==> flow/design.v <==
`timescale 100fs/100fs
module serial
    (  
      input  clk  
    , input  reset  
    , input  enable  
    , input  can_send
    , input [7:0] data_in
    , input  in_stb
    , output wire [7:0] data_out
    , output wire  out_stb
    );
  wire [8:0] c_ds_app_arg;
  wire  c_ds_app_arg_0;
  reg [5:0] maybeToBoola_c_ds_app_arg;
  wire [7:0] c_ds_app_arg_1;
  wire [6:0] result_0;
  wire [7:0] a;
  wire [12:0] result_1;
  reg [6:0] result_2;
  wire [6:0] c_case_alt;
  reg [6:0] c_case_alt_0;
  wire [1:0] dir;
  wire [6:0] c_case_alt_1;
  wire [6:0] c_case_alt_2;
  wire [6:0] c_case_alt_3;
  wire [3:0] a1;
  reg [4:0] inp_n;
  wire signed [63:0] c_inp_n_app_arg;
  reg [5:0] c_app_arg;
  wire [5:0] c_case_alt_4;
  reg [5:0] c_case_alt_5;
  reg [5:0] c_case_alt_6;
  wire [0:0] ctr;
  wire [1:0] ctr_0;
  wire [2:0] ctr_1;
  reg [5:0] result_3;
  reg [5:0] c_case_alt_7;
  reg [5:0] c_case_alt_8;
  reg [5:0] c_case_alt_9;
  wire [20:0] c_case_scrut;
  wire signed [63:0] wild;
  wire signed [63:0] c_wild_app_arg;
  wire  c_ds_app_arg_2;
  reg [31:0] maybeToBoola_c_ds_app_arg_0;
  wire [5:0] c_ds_app_arg_3;
  wire [32:0] result_4;
  wire [5:0] a_0;
  wire signed [63:0] c_r_app_arg;
  wire [15:0] result_5;
  wire signed [63:0] c_ds1_app_arg;
  wire [16:0] r;
  wire [15:0] result_6;
  wire signed [63:0] c_r_app_arg_0;
  wire [15:0] result_7;
  reg [32:0] c_app_arg_0;
  wire [64:0] result_8;
  wire [15:0] x;
  wire [15:0] y;
  wire [3:0] n;
  wire [3:0] n_0;
  wire [3:0] n_1;
  reg [31:0] ds1;
  wire [16:0] r_0;
  wire [16:0] r_1;
  reg [36:0] maybeToBoola_c_ds_app_arg_1;
  wire [8:0] result_9;
  wire [45:0] c_case_alt_10;
  wire [8:0] c_app_arg_1;
  wire [8:0] c_case_alt_11;
  wire [7:0] result_10;
  wire signed [63:0] c_app_arg_2;
  wire signed [63:0] c_app_arg_3;
  wire [31:0] a_1;
  wire [3:0] c_app_arg_4;
  wire [4:0] z;
  wire [3:0] result_11;
  wire [3:0] digitIdx;
  wire [32:0] c_app_arg_5;
  wire [31:0] n_2;
  wire [32:0] number;
  reg [265:0] maybeToBoola_c_ds_app_arg_2;
  wire [8:0] result_12;
  wire signed [63:0] c_wild3_app_arg;
  wire [255:0] result_13;
  wire [255:0] c_app_arg_6;
  wire [4:0] c_app_arg_7;
  wire [4:0] c_app_arg_8;
  wire signed [63:0] c_wild3_app_arg_0;
  wire [7:0] result_14;
  wire [8:0] c_app_arg_9;
  wire [274:0] result_15;
  wire  canSend;
  wire [7:0] a_2;
  wire signed [63:0] wild3;
  wire signed [63:0] wild3_0;
  wire  doSend;
  wire [4:0] readPointer1;
  wire [4:0] writePointer1;
  wire [255:0] memory1;
  wire [7:0] a1_0;
  wire [9:0] eta;
  wire [7:0] c_bv;
  wire signed [63:0] result_selection_res;
  wire [0:0] c_case_alt_selection_9;
  wire [16:0] c_bv_0;
  wire [16:0] c_bv_1;
  wire [16:0] c_bv_2;
  wire [31:0] c_i_29;
  wire [31:0] c_i_31;
  wire [8:0] result;
  assign eta = {can_send,   data_in,   in_stb};
  assign c_ds_app_arg = eta[0:0] ? {1'b1,eta[8:1]} : {1'b0,8'bxxxxxxxx};
  assign c_ds_app_arg_0 = c_ds_app_arg[8:8] ? 1'b1 : 1'b0;
  always @(posedge clk or  posedge  reset) begin : maybeToBoola_c_ds_app_arg_register
    if ( reset) begin
      maybeToBoola_c_ds_app_arg <= {3'b000,1'd1,2'bxx};
    end else if (c_ds_app_arg_0) begin
      maybeToBoola_c_ds_app_arg <= result_1[12:7];
    end
  end
  assign c_ds_app_arg_1 = c_ds_app_arg[8:8] ? a : 8'b00000111;
  assign result_0 = result_1[6:0];
  assign a = c_ds_app_arg[7:0];
  assign result_1 = {c_app_arg,   result_2};
  always @(*) begin
    case(maybeToBoola_c_ds_app_arg[5:3])
      3'b100 : result_2 = c_case_alt_0;
      3'b101 : result_2 = c_case_alt;
      default : result_2 = {1'b0,6'bxxxxxx};
    endcase
  end
  assign c_case_alt = inp_n[4:4] ? {1'b1,{2'b11,4'bxxxx}} : {1'b0,6'bxxxxxx};
  always @(*) begin
    case(dir)
      2'b00 : c_case_alt_0 = c_case_alt_3;
      2'b01 : c_case_alt_0 = c_case_alt_2;
      default : c_case_alt_0 = c_case_alt_1;
    endcase
  end
  assign dir = maybeToBoola_c_ds_app_arg[2:1];
  assign c_case_alt_1 = inp_n[4:4] ? {1'b1,{2'b10,a1}} : {1'b0,6'bxxxxxx};
  assign c_case_alt_2 = inp_n[4:4] ? {1'b1,{2'b01,a1}} : {1'b0,6'bxxxxxx};
  assign c_case_alt_3 = inp_n[4:4] ? {1'b1,{2'b00,a1}} : {1'b0,6'bxxxxxx};
  assign a1 = inp_n[3:0];
  always @(*) begin
    case(c_ds_app_arg_1)
      8'b00000111 : inp_n = {1'b0,4'bxxxx};
      default : inp_n = {1'b1,$unsigned(c_inp_n_app_arg[0+:4])};
    endcase
  end
  assign c_bv = (c_ds_app_arg_1 & 8'b00001111);
  assign c_inp_n_app_arg = $unsigned({{(64-8) {1'b0}},c_bv});
  always @(*) begin
    case(maybeToBoola_c_ds_app_arg[5:3])
      3'b000 : c_app_arg = result_3;
      3'b001 : c_app_arg = c_case_alt_6;
      3'b010 : c_app_arg = c_case_alt_5;
      3'b011 : c_app_arg = c_case_alt_4;
      3'b100 : c_app_arg = {3'b000,1'd0,2'bxx};
      3'b101 : c_app_arg = {3'b110,3'bxxx};
      default : c_app_arg = {3'b110,3'bxxx};
    endcase
  end
  assign c_case_alt_4 = ctr ? {3'b011,ctr - 1'd1,2'bxx} : {3'b100,2'd1,1'bx};
  always @(*) begin
    case(ctr_0)
      2'd0 : c_case_alt_5 = {3'b100,2'd2,1'bx};
      default : c_case_alt_5 = {3'b010,ctr_0 - 2'd1,1'bx};
    endcase
  end
  always @(*) begin
    case(ctr_1)
      3'd0 : c_case_alt_6 = {3'b100,2'd0,1'bx};
      default : c_case_alt_6 = {3'b001,ctr_1 - 3'd1};
    endcase
  end
  assign ctr = maybeToBoola_c_ds_app_arg[2:2];
  assign ctr_0 = maybeToBoola_c_ds_app_arg[2:1];
  assign ctr_1 = maybeToBoola_c_ds_app_arg[2:0];
  assign result_selection_res = (($unsigned(wild)) <= 64'd1114111) ? 64'sd1 : 64'sd0;
  always @(*) begin
    case(result_selection_res)
      64'sd1 : result_3 = c_case_alt_7;
      default : result_3 = {6 {1'bx}};
    endcase
  end
  assign c_case_alt_selection_9 = maybeToBoola_c_ds_app_arg[2:2];
  always @(*) begin
    case(c_case_alt_selection_9)
      1'd0 : c_case_alt_7 = c_case_alt_9;
      1'd1 : c_case_alt_7 = c_case_alt_8;
      default : c_case_alt_7 = {6 {1'bx}};
    endcase
  end
  always @(*) begin
    case(c_case_scrut)
      21'd10 : c_case_alt_8 = {3'b101,3'bxxx};
      21'd100 : c_case_alt_8 = {3'b010,2'd3,1'bx};
      21'd102 : c_case_alt_8 = {3'b001,3'd6};
      21'd117 : c_case_alt_8 = {3'b011,1'd1,2'bxx};
      default : c_case_alt_8 = {6 {1'bx}};
    endcase
  end
  always @(*) begin
    case(c_case_scrut)
      21'd10 : c_case_alt_9 = {3'b000,1'd1,2'bxx};
      default : c_case_alt_9 = {6 {1'bx}};
    endcase
  end
  assign c_case_scrut = $unsigned(wild[0+:21]);
  assign wild = $signed(c_wild_app_arg);
  assign c_wild_app_arg = $unsigned({{(64-8) {1'b0}},c_ds_app_arg_1});
  assign c_ds_app_arg_2 = result_0[6:6] ? 1'b1 : 1'b0;
  always @(posedge clk or  posedge  reset) begin : maybeToBoola_c_ds_app_arg_0_register
    if ( reset) begin
      maybeToBoola_c_ds_app_arg_0 <= {16'd0,   16'd0};
    end else if (c_ds_app_arg_2) begin
      maybeToBoola_c_ds_app_arg_0 <= result_8[64:33];
    end
  end
  assign c_ds_app_arg_3 = result_0[6:6] ? a_0 : {2'b00,4'd0};
  assign result_4 = result_8[32:0];
  assign a_0 = result_0[5:0];
  assign c_r_app_arg = $unsigned({{(64-4) {1'b0}},n});
  assign c_bv_0 = (r_0);
  assign result_5 = (( c_bv_0[17-1] ) == 1'b0) ? (r_0[0+:16]) : 16'd65535;
  assign c_ds1_app_arg = $unsigned({{(64-4) {1'b0}},n_1});
  assign r =  y - ($unsigned(c_ds1_app_arg[0+:16]));
  assign c_bv_1 = (r);
  assign result_6 = (( c_bv_1[17-1] ) == 1'b0) ? (r[0+:16]) : (16'd0);
  assign c_r_app_arg_0 = $unsigned({{(64-4) {1'b0}},n_0});
  assign c_bv_2 = (r_1);
  assign result_7 = (( c_bv_2[17-1] ) == 1'b0) ? (r_1[0+:16]) : 16'd65535;
  always @(*) begin
    case(c_ds_app_arg_3[5:4])
      2'b11 : c_app_arg_0 = {1'b1,({{(32-16) {1'b0}},x}) * ({{(32-16) {1'b0}},y})};
      default : c_app_arg_0 = {1'b0,32'bxxxxxxxxxxxxxxxxxxxxxxxxxxxxxxxx};
    endcase
  end
  assign result_8 = {{ds1[31:16],   ds1[15:0]},
                     c_app_arg_0};
  assign x = maybeToBoola_c_ds_app_arg_0[31:16];
  assign y = maybeToBoola_c_ds_app_arg_0[15:0];
  assign n = c_ds_app_arg_3[3:0];
  assign n_0 = c_ds_app_arg_3[3:0];
  assign n_1 = c_ds_app_arg_3[3:0];
  always @(*) begin
    case(c_ds_app_arg_3[5:4])
      2'b00 : ds1 = {result_5,   y};
      2'b01 : ds1 = {x,   result_6};
      2'b10 : ds1 = {x,   result_7};
      default : ds1 = maybeToBoola_c_ds_app_arg_0;
    endcase
  end
  assign r_0 = x + ($unsigned(c_r_app_arg[0+:16]));
  assign r_1 = y + ($unsigned(c_r_app_arg_0[0+:16]));
  always @(posedge clk or  posedge  reset) begin : maybeToBoola_c_ds_app_arg_1_register
    if ( reset) begin
      maybeToBoola_c_ds_app_arg_1 <= {{1'b0,32'bxxxxxxxxxxxxxxxxxxxxxxxxxxxxxxxx},   4'd0};
    end else if (enable) begin
      maybeToBoola_c_ds_app_arg_1 <= c_case_alt_10[45:9];
    end
  end
  assign result_9 = c_case_alt_10[8:0];
  assign c_case_alt_10 = {{c_app_arg_5,
                           c_app_arg_4},   c_app_arg_1};
  assign c_app_arg_1 = (digitIdx < 4'd8) ? c_case_alt_11 : {1'b0,8'bxxxxxxxx};
  assign c_case_alt_11 = number[32:32] ? {1'b1,result_10} : {1'b0,8'bxxxxxxxx};
  assign result_10 = (a_1 <= 32'd9) ? ($unsigned(c_app_arg_2[0+:8])) : ($unsigned(c_app_arg_3[0+:8]));
  assign c_i_29 = (32'd48 | a_1);
  assign c_app_arg_2 = $unsigned({{(64-32) {1'b0}},c_i_29});
  assign c_i_31 = (a_1 + 32'd87);
  assign c_app_arg_3 = $unsigned({{(64-32) {1'b0}},c_i_31});
  assign a_1 = n_2 >> (64'sd28);
  assign c_app_arg_4 = number[32:32] ? result_11 : 4'd0;
  assign z = digitIdx + 4'd1;
  assign result_11 = (z > 5'd8) ? 4'd8 : (z[0+:4]);
  assign digitIdx = maybeToBoola_c_ds_app_arg_1[3:0];
  assign c_app_arg_5 = number[32:32] ? {1'b1,n_2 << (64'sd4)} : result_4;
  assign n_2 = number[31:0];
  assign number = maybeToBoola_c_ds_app_arg_1[36:4];
  always @(posedge clk or  posedge  reset) begin : maybeToBoola_c_ds_app_arg_2_register
    if ( reset) begin
      maybeToBoola_c_ds_app_arg_2 <= {{8'b00000001,   8'b00000001,   8'b00000001,   8'b00000001,   8'b00000001,
    8'b00000001,   8'b00000001,   8'b00000001,   8'b00000001,   8'b00000001,
    8'b00000001,   8'b00000001,   8'b00000001,   8'b00000001,   8'b00000001,
    8'b00000001,   8'b00000001,   8'b00000001,   8'b00000001,   8'b00000001,
    8'b00000001,   8'b00000001,   8'b00000001,   8'b00000001,   8'b00000001,
    8'b00000001,   8'b00000001,   8'b00000001,   8'b00000001,   8'b00000001,
    8'b00000001,   8'b00000001},   5'd0,   5'd0};
    end else if (enable) begin
      maybeToBoola_c_ds_app_arg_2 <= result_15[274:9];
    end
  end
  assign result_12 = result_15[8:0];
  assign c_wild3_app_arg = $unsigned({{(64-5) {1'b0}},writePointer1});
  genvar i;
  generate
  for (i=0;i<32;i=i+1) begin : vector_replace
    assign result_13[(31-i)*8+:8] = (wild3) == i ? a_2 : memory1[(31-i)*8+:8];
  end
  endgenerate
  assign c_app_arg_6 = result_9[8:8] ? result_13 : memory1;
  assign c_app_arg_7 = result_9[8:8] ? (writePointer1 + 5'd1) : writePointer1;
  assign c_app_arg_8 = doSend ? (readPointer1 + 5'd1) : readPointer1;
  assign c_wild3_app_arg_0 = $unsigned({{(64-5) {1'b0}},readPointer1});
  wire [7:0] vecArray [0:32-1];
  genvar i_0;
  generate
  for (i_0=0; i_0 < 32; i_0=i_0+1) begin : mk_array
    assign vecArray[(32-1)-i_0] = memory1[i_0*8+:8];
  end
  endgenerate
  assign result_14 = vecArray[(wild3_0)];
  assign c_app_arg_9 = doSend ? {1'b1,result_14} : {1'b0,8'bxxxxxxxx};
  assign result_15 = {{c_app_arg_6,
                       c_app_arg_7,   c_app_arg_8},   c_app_arg_9};
  assign canSend = eta[9:9];
  assign a_2 = result_9[7:0];
  assign wild3 = $signed(c_wild3_app_arg);
  assign wild3_0 = $signed(c_wild3_app_arg_0);
  assign doSend = canSend ? (writePointer1 > readPointer1) : 1'b0;
  assign readPointer1 = maybeToBoola_c_ds_app_arg_2[4:0];
  assign writePointer1 = maybeToBoola_c_ds_app_arg_2[9:5];
  assign memory1 = maybeToBoola_c_ds_app_arg_2[265:10];
  assign result = result_12[8:8] ? {a1_0,
                                    1'b1} : {{8 {1'bx}},   1'b0};
  assign a1_0 = result_12[7:0];
  assign data_out = result[8:1];
  assign out_stb = result[0:0];
endmodule
# Step by step through the tools: serial
# What the tools print for serial, step after step.
# Lines are those of the file above, counted from 1.
# Operators carry their Yosys type and port widths (W data, S select, Z words).
# The mark -- stands for no value.
# setup
top_module	serial
clock_port	clk
lib	sky130hd
corner	tt_025C_1v80

# After elaboration
# Source: Yosys, flattened and elaborated. Widths are those after wreduce. Registers that Yosys merges into a memory's read port (data or address) are not register bits. Print and check cells do not count. Equal cells are merged and count once.
# bits
register_bits	341
latch_bits	0
ramBits	0
mem_bits_ro	0
clocked_rd_ports_x_width	0
n_memories	0
input_bits	13
output_inout_bits	9
wordCells	249
# op_classes
add_sub_neg	10
multipliers	1
div_mod_pow	0
cmp	5
n_eq	77
n_shift	0
n_mux	71
n_logic	4
n_reduce_logical	43
# op_table
op	count
$mul A16 B16 Y32	1
$mux W8	34
$pmux W8 S32	1
$mux W256	1
$eq A5 B5 Y1 const B	32
$reduce_and A3 Y1	33
$pmux W32 S3	1
$eq A5 B4 Y1 const B	16
$mux W33	2
$logic_not A64 Y1	1
$mux W16	3
$mux W9	5
$eq A5 B3 Y1 const B	8
$mux W6	6
$add A16 B4 Y17	2
$pmux W6 S5	1
$pmux W7 S2	2
$mux W7	4
$eq A8 B7 Y1 const B	3
$pmux W6 S4	1
$le A8 B21 Y1 const B	1
$eq A5 B2 Y1 const B	4
$sub A16 B4 Y17	1
$mux W5	3
$pmux W6 S2	1
$add A5 B1 Y5 const B	2
$eq A5 B1 Y1 const B	2
$add A4 B7 Y8 const B	1
# Not listed: further kinds 25, cells in them 39.

# Longest topological paths
# Longest topological path by Yosys (ltp), each cell counted once; first at word level (registers and memories cut), then after technology mapping (sequential cells cut; the memories' decode and read muxes count).
# depth
depth_word	11
abc_area	0
mapped_depth	25
ltp_nobuf	22

# Netlist
# The flow's flattened synthesis, as Yosys stat reports it; memories are mapped. The netlist is that of the ABC_AREA named above (0 if unset); the other value can give another one.
# by_type
cell	count	type_area_um2
sky130_fd_sc_hd__dfrtp_1	276	6.91E+03
sky130_fd_sc_hd__fa_1	197	3.94E+03
sky130_fd_sc_hd__ha_1	147	1.84E+03
sky130_fd_sc_hd__nand2_1	469	1.76E+03
sky130_fd_sc_hd__o21ai_0	292	1.46E+03
sky130_fd_sc_hd__inv_1	269	1.01E+03
sky130_fd_sc_hd__dfstp_2	33	867.082
sky130_fd_sc_hd__and2_1	125	782
sky130_fd_sc_hd__clkbuf_1	164	615.59
sky130_fd_sc_hd__mux2_2	43	484.214
sky130_fd_sc_hd__a21oi_1	88	440.422
sky130_fd_sc_hd__nor2_1	99	371.606
sky130_fd_sc_hd__a22o_1	29	253.994
sky130_fd_sc_hd__nand3_1	49	245.235
sky130_fd_sc_hd__a22oi_1	32	240.23
sky130_fd_sc_hd__xnor2_1	25	218.96
sky130_fd_sc_hd__mux2i_1	17	170.163
sky130_fd_sc_hd__nand4_1	26	162.656
# Not listed: further types 58, cells in them 312.
# mapped
cells	2692
mapped_area_um2	24154.4
seqArea_um2	7773.7
ffs	309
buf_cells	187

# Worst setup path after synthesis
# OpenSTA on the mapped netlist: ideal clock, no wires. The path of least setup slack (recovery checks aside). Input and output delay are each 20% of the period. Register names are those of the netlist, which keeps one name where synthesis merged equal registers.
# synth_timing
kind	register -> register
start	register maybeToBoola_c_ds_app_arg_0[7]
end	register maybeToBoola_c_ds_app_arg_1[26]
clock_period_ps	10000
setup_ps	66
t_first_pin_ps	0
arrival_ps	6118
required_ps	9934
path_slack_ps	3816
path_delay_ps	6184
driving_pins	23
n_path_buf	3
period_less_setup_slack_ps	6184
# "path_delay_ps" = arrival - input delay + setup time.
# "driving_pins": output pins that drive a net of the path, with the launching flip-flop's if there is one; two outputs of one cell count as two.
# "period_less_setup_slack_ps" = period - worst setup slack (recovery checks aside). The figure is calculated, with input and output delays left at 20% of the set period.
# Between the ends stands the longest chain of elaborated cells between them, by number of cells; it is not shown to be the way that was timed. Of several equally long chains one is given.
# A line is the first line of the expression or statement that the cell stems from. Yosys adds cells for indexed reads and writes and turns some case tables into memories.
# synth_between
cell_sequence	sky130_fd_sc_hd__dfrtp_1 sky130_fd_sc_hd__clkbuf_1 sky130_fd_sc_hd__clkbuf_1 sky130_fd_sc_hd__nand2_1 sky130_fd_sc_hd__fa_1 sky130_fd_sc_hd__inv_1 sky130_fd_sc_hd__fa_1 sky130_fd_sc_hd__inv_1 sky130_fd_sc_hd__fa_1 sky130_fd_sc_hd__inv_1 sky130_fd_sc_hd__fa_1 sky130_fd_sc_hd__fa_1 sky130_fd_sc_hd__inv_1 sky130_fd_sc_hd__fa_1 sky130_fd_sc_hd__inv_1 sky130_fd_sc_hd__ha_1 sky130_fd_sc_hd__clkbuf_1 sky130_fd_sc_hd__nand2_1 sky130_fd_sc_hd__or3_1 sky130_fd_sc_hd__o221ai_1 sky130_fd_sc_hd__a211oi_1 sky130_fd_sc_hd__a2111oi_0 sky130_fd_sc_hd__a221o_1
elab_chain_cells	3
cells_between	3
lines_between	3
classes_between	mul (1); mux (2)
# synth_lines
element	line_no	text
start: declaration	45	reg [31:0] maybeToBoola_c_ds_app_arg_0;
start: assignment	217	maybeToBoola_c_ds_app_arg_0 <= {16'd0,   16'd0};
start: assignment	219	maybeToBoola_c_ds_app_arg_0 <= result_8[64:33];
$mul A16 B16 Y32	237	2'b11 : c_app_arg_0 = {1'b1,({{(32-16) {1'b0}},x}) * ({{(32-16) {1'b0}},y})};
$mux W33	236	case(c_ds_app_arg_3[5:4])
$mux W33	280	assign c_app_arg_5 = number[32:32] ? {1'b1,n_2 << (64'sd4)} : result_4;
end: assignment	260	maybeToBoola_c_ds_app_arg_1 <= {{1'b0,32'bxxxxxxxxxxxxxxxxxxxxxxxxxxxxxxxx},   4'd0};
end: assignment	262	maybeToBoola_c_ds_app_arg_1 <= c_case_alt_10[45:9];
end: declaration	66	reg [36:0] maybeToBoola_c_ds_app_arg_1;

# Worst path after layout
# Path of least setup slack in the final report of run A (OpenROAD, finished layout, wires in). Where an end is a register, its clock arrival counts in the times.
# The path's times are printed in steps of 10 ps; the period is the one set.
# layout_timing
kind	register -> register
start	register maybeToBoola_c_ds_app_arg_0[6]
end	register maybeToBoola_c_ds_app_arg_1[30]
clock_period_ps	6940
setup_ps	130
t_first_pin_ps	610
arrival_ps	6550
required_ps	7410
path_slack_ps	860
driving_pins	25
n_path_buf	6
# Between the ends stands the longest chain of elaborated cells between them, by number of cells; it is not shown to be the way that was timed. Of several equally long chains one is given.
# layout_between
cell_sequence	sky130_fd_sc_hd__dfrtp_1 sky130_fd_sc_hd__buf_6 sky130_fd_sc_hd__clkbuf_16 sky130_fd_sc_hd__and2_4 sky130_fd_sc_hd__fa_1 sky130_fd_sc_hd__inv_1 sky130_fd_sc_hd__fa_1 sky130_fd_sc_hd__fa_2 sky130_fd_sc_hd__inv_2 sky130_fd_sc_hd__fa_1 sky130_fd_sc_hd__fa_1 sky130_fd_sc_hd__inv_2 sky130_fd_sc_hd__fa_1 sky130_fd_sc_hd__inv_2 sky130_fd_sc_hd__ha_4 sky130_fd_sc_hd__buf_4 sky130_fd_sc_hd__buf_6 sky130_fd_sc_hd__a211o_1 sky130_fd_sc_hd__a21oi_4 sky130_fd_sc_hd__o221ai_4 sky130_fd_sc_hd__buf_6 sky130_fd_sc_hd__buf_4 sky130_fd_sc_hd__a21oi_4 sky130_fd_sc_hd__xor2_1 sky130_fd_sc_hd__o21ai_1
elab_chain_cells	3
cells_between	3
lines_between	3
classes_between	mul (1); mux (2)
# layout_lines
element	line_no	text
start: declaration	45	reg [31:0] maybeToBoola_c_ds_app_arg_0;
start: assignment	217	maybeToBoola_c_ds_app_arg_0 <= {16'd0,   16'd0};
start: assignment	219	maybeToBoola_c_ds_app_arg_0 <= result_8[64:33];
$mul A16 B16 Y32	237	2'b11 : c_app_arg_0 = {1'b1,({{(32-16) {1'b0}},x}) * ({{(32-16) {1'b0}},y})};
$mux W33	236	case(c_ds_app_arg_3[5:4])
$mux W33	280	assign c_app_arg_5 = number[32:32] ? {1'b1,n_2 << (64'sd4)} : result_4;
end: assignment	260	maybeToBoola_c_ds_app_arg_1 <= {{1'b0,32'bxxxxxxxxxxxxxxxxxxxxxxxxxxxxxxxx},   4'd0};
end: assignment	262	maybeToBoola_c_ds_app_arg_1 <= c_case_alt_10[45:9];
end: declaration	66	reg [36:0] maybeToBoola_c_ds_app_arg_1;

# Measured results for serial: 3 stored runs of the Yosys and OpenROAD flow on sky130hd. The settings differ; the order carries no meaning. The constraints put input and output delay at 20% of the set period each and load the outputs with 0.01 pF.
# By "achievedPeriod_ps" is meant the clock period of the run minus its worst setup slack. This is arithmetic on one report: input and output delays are still those of the set period (20% each).
# "worst_path_ps": the worst setup path's part of the clock period (all of it between registers, 20% less for each end at a port) less its slack. A launch clock that arrives late makes it longer, a capture clock that arrives late makes it shorter.
# "design_power_uw" is the tool's figure for a default switching activity; nothing was simulated.
# "worst_path_ps" is given in steps of 10 ps.
# Among the settings, - means not set for that run.
# Results: - = not shown.
name,run A,run B,run C
CAP_MARGIN,25,20,20
CELL_PAD_IN_SITES_DETAIL_PLACEMENT,0,-,-
CORE_UTILIZATION,22,56,40
CTS_CLUSTER_SIZE,67,82,62
GPL_TIMING_DRIVEN,0,0,-
MIN_ROUTING_LAYER,met2,-,met2
PLACE_DENSITY_LB_ADDON,0.15,-,-
SETUP_SLACK_MARGIN,1.34,-,2.19
SLEW_MARGIN,20,30,20
period_ns,6.94,4.57,10.0
CORE_MARGIN,2,2,2
CELL_PAD_IN_SITES_GLOBAL_PLACEMENT,-,0,-
CORE_ASPECT_RATIO,-,1.41,0.66
GPL_ROUTABILITY_DRIVEN,-,0,1
MAX_ROUTING_LAYER,-,met4,met4
PLACE_DENSITY,-,0.67,0.76
TNS_END_PERCENT,-,55,10
HOLD_SLACK_MARGIN,-,-,0.13
fin_tns_ps,0,-25616,-
achievedPeriod_ps,6081,5880,-
ys_area_um2,24154.4,24154.4,-
worst_setup_slack_ps,859,-1310,-
die_footprint_um2,112460.0,44834.1,-
hold_ws_ps,476,479,-
final_cell_area_um2,29474.5,28433.5,-
worst_path_ps,6080,5880,-
timing.worst_path_kind,register -> register,register -> register,-
final_util_frac,0.271,0.666,-
design_power_uw,7008,9619,-
# Run C: incomplete, routing halted on GRT-0116
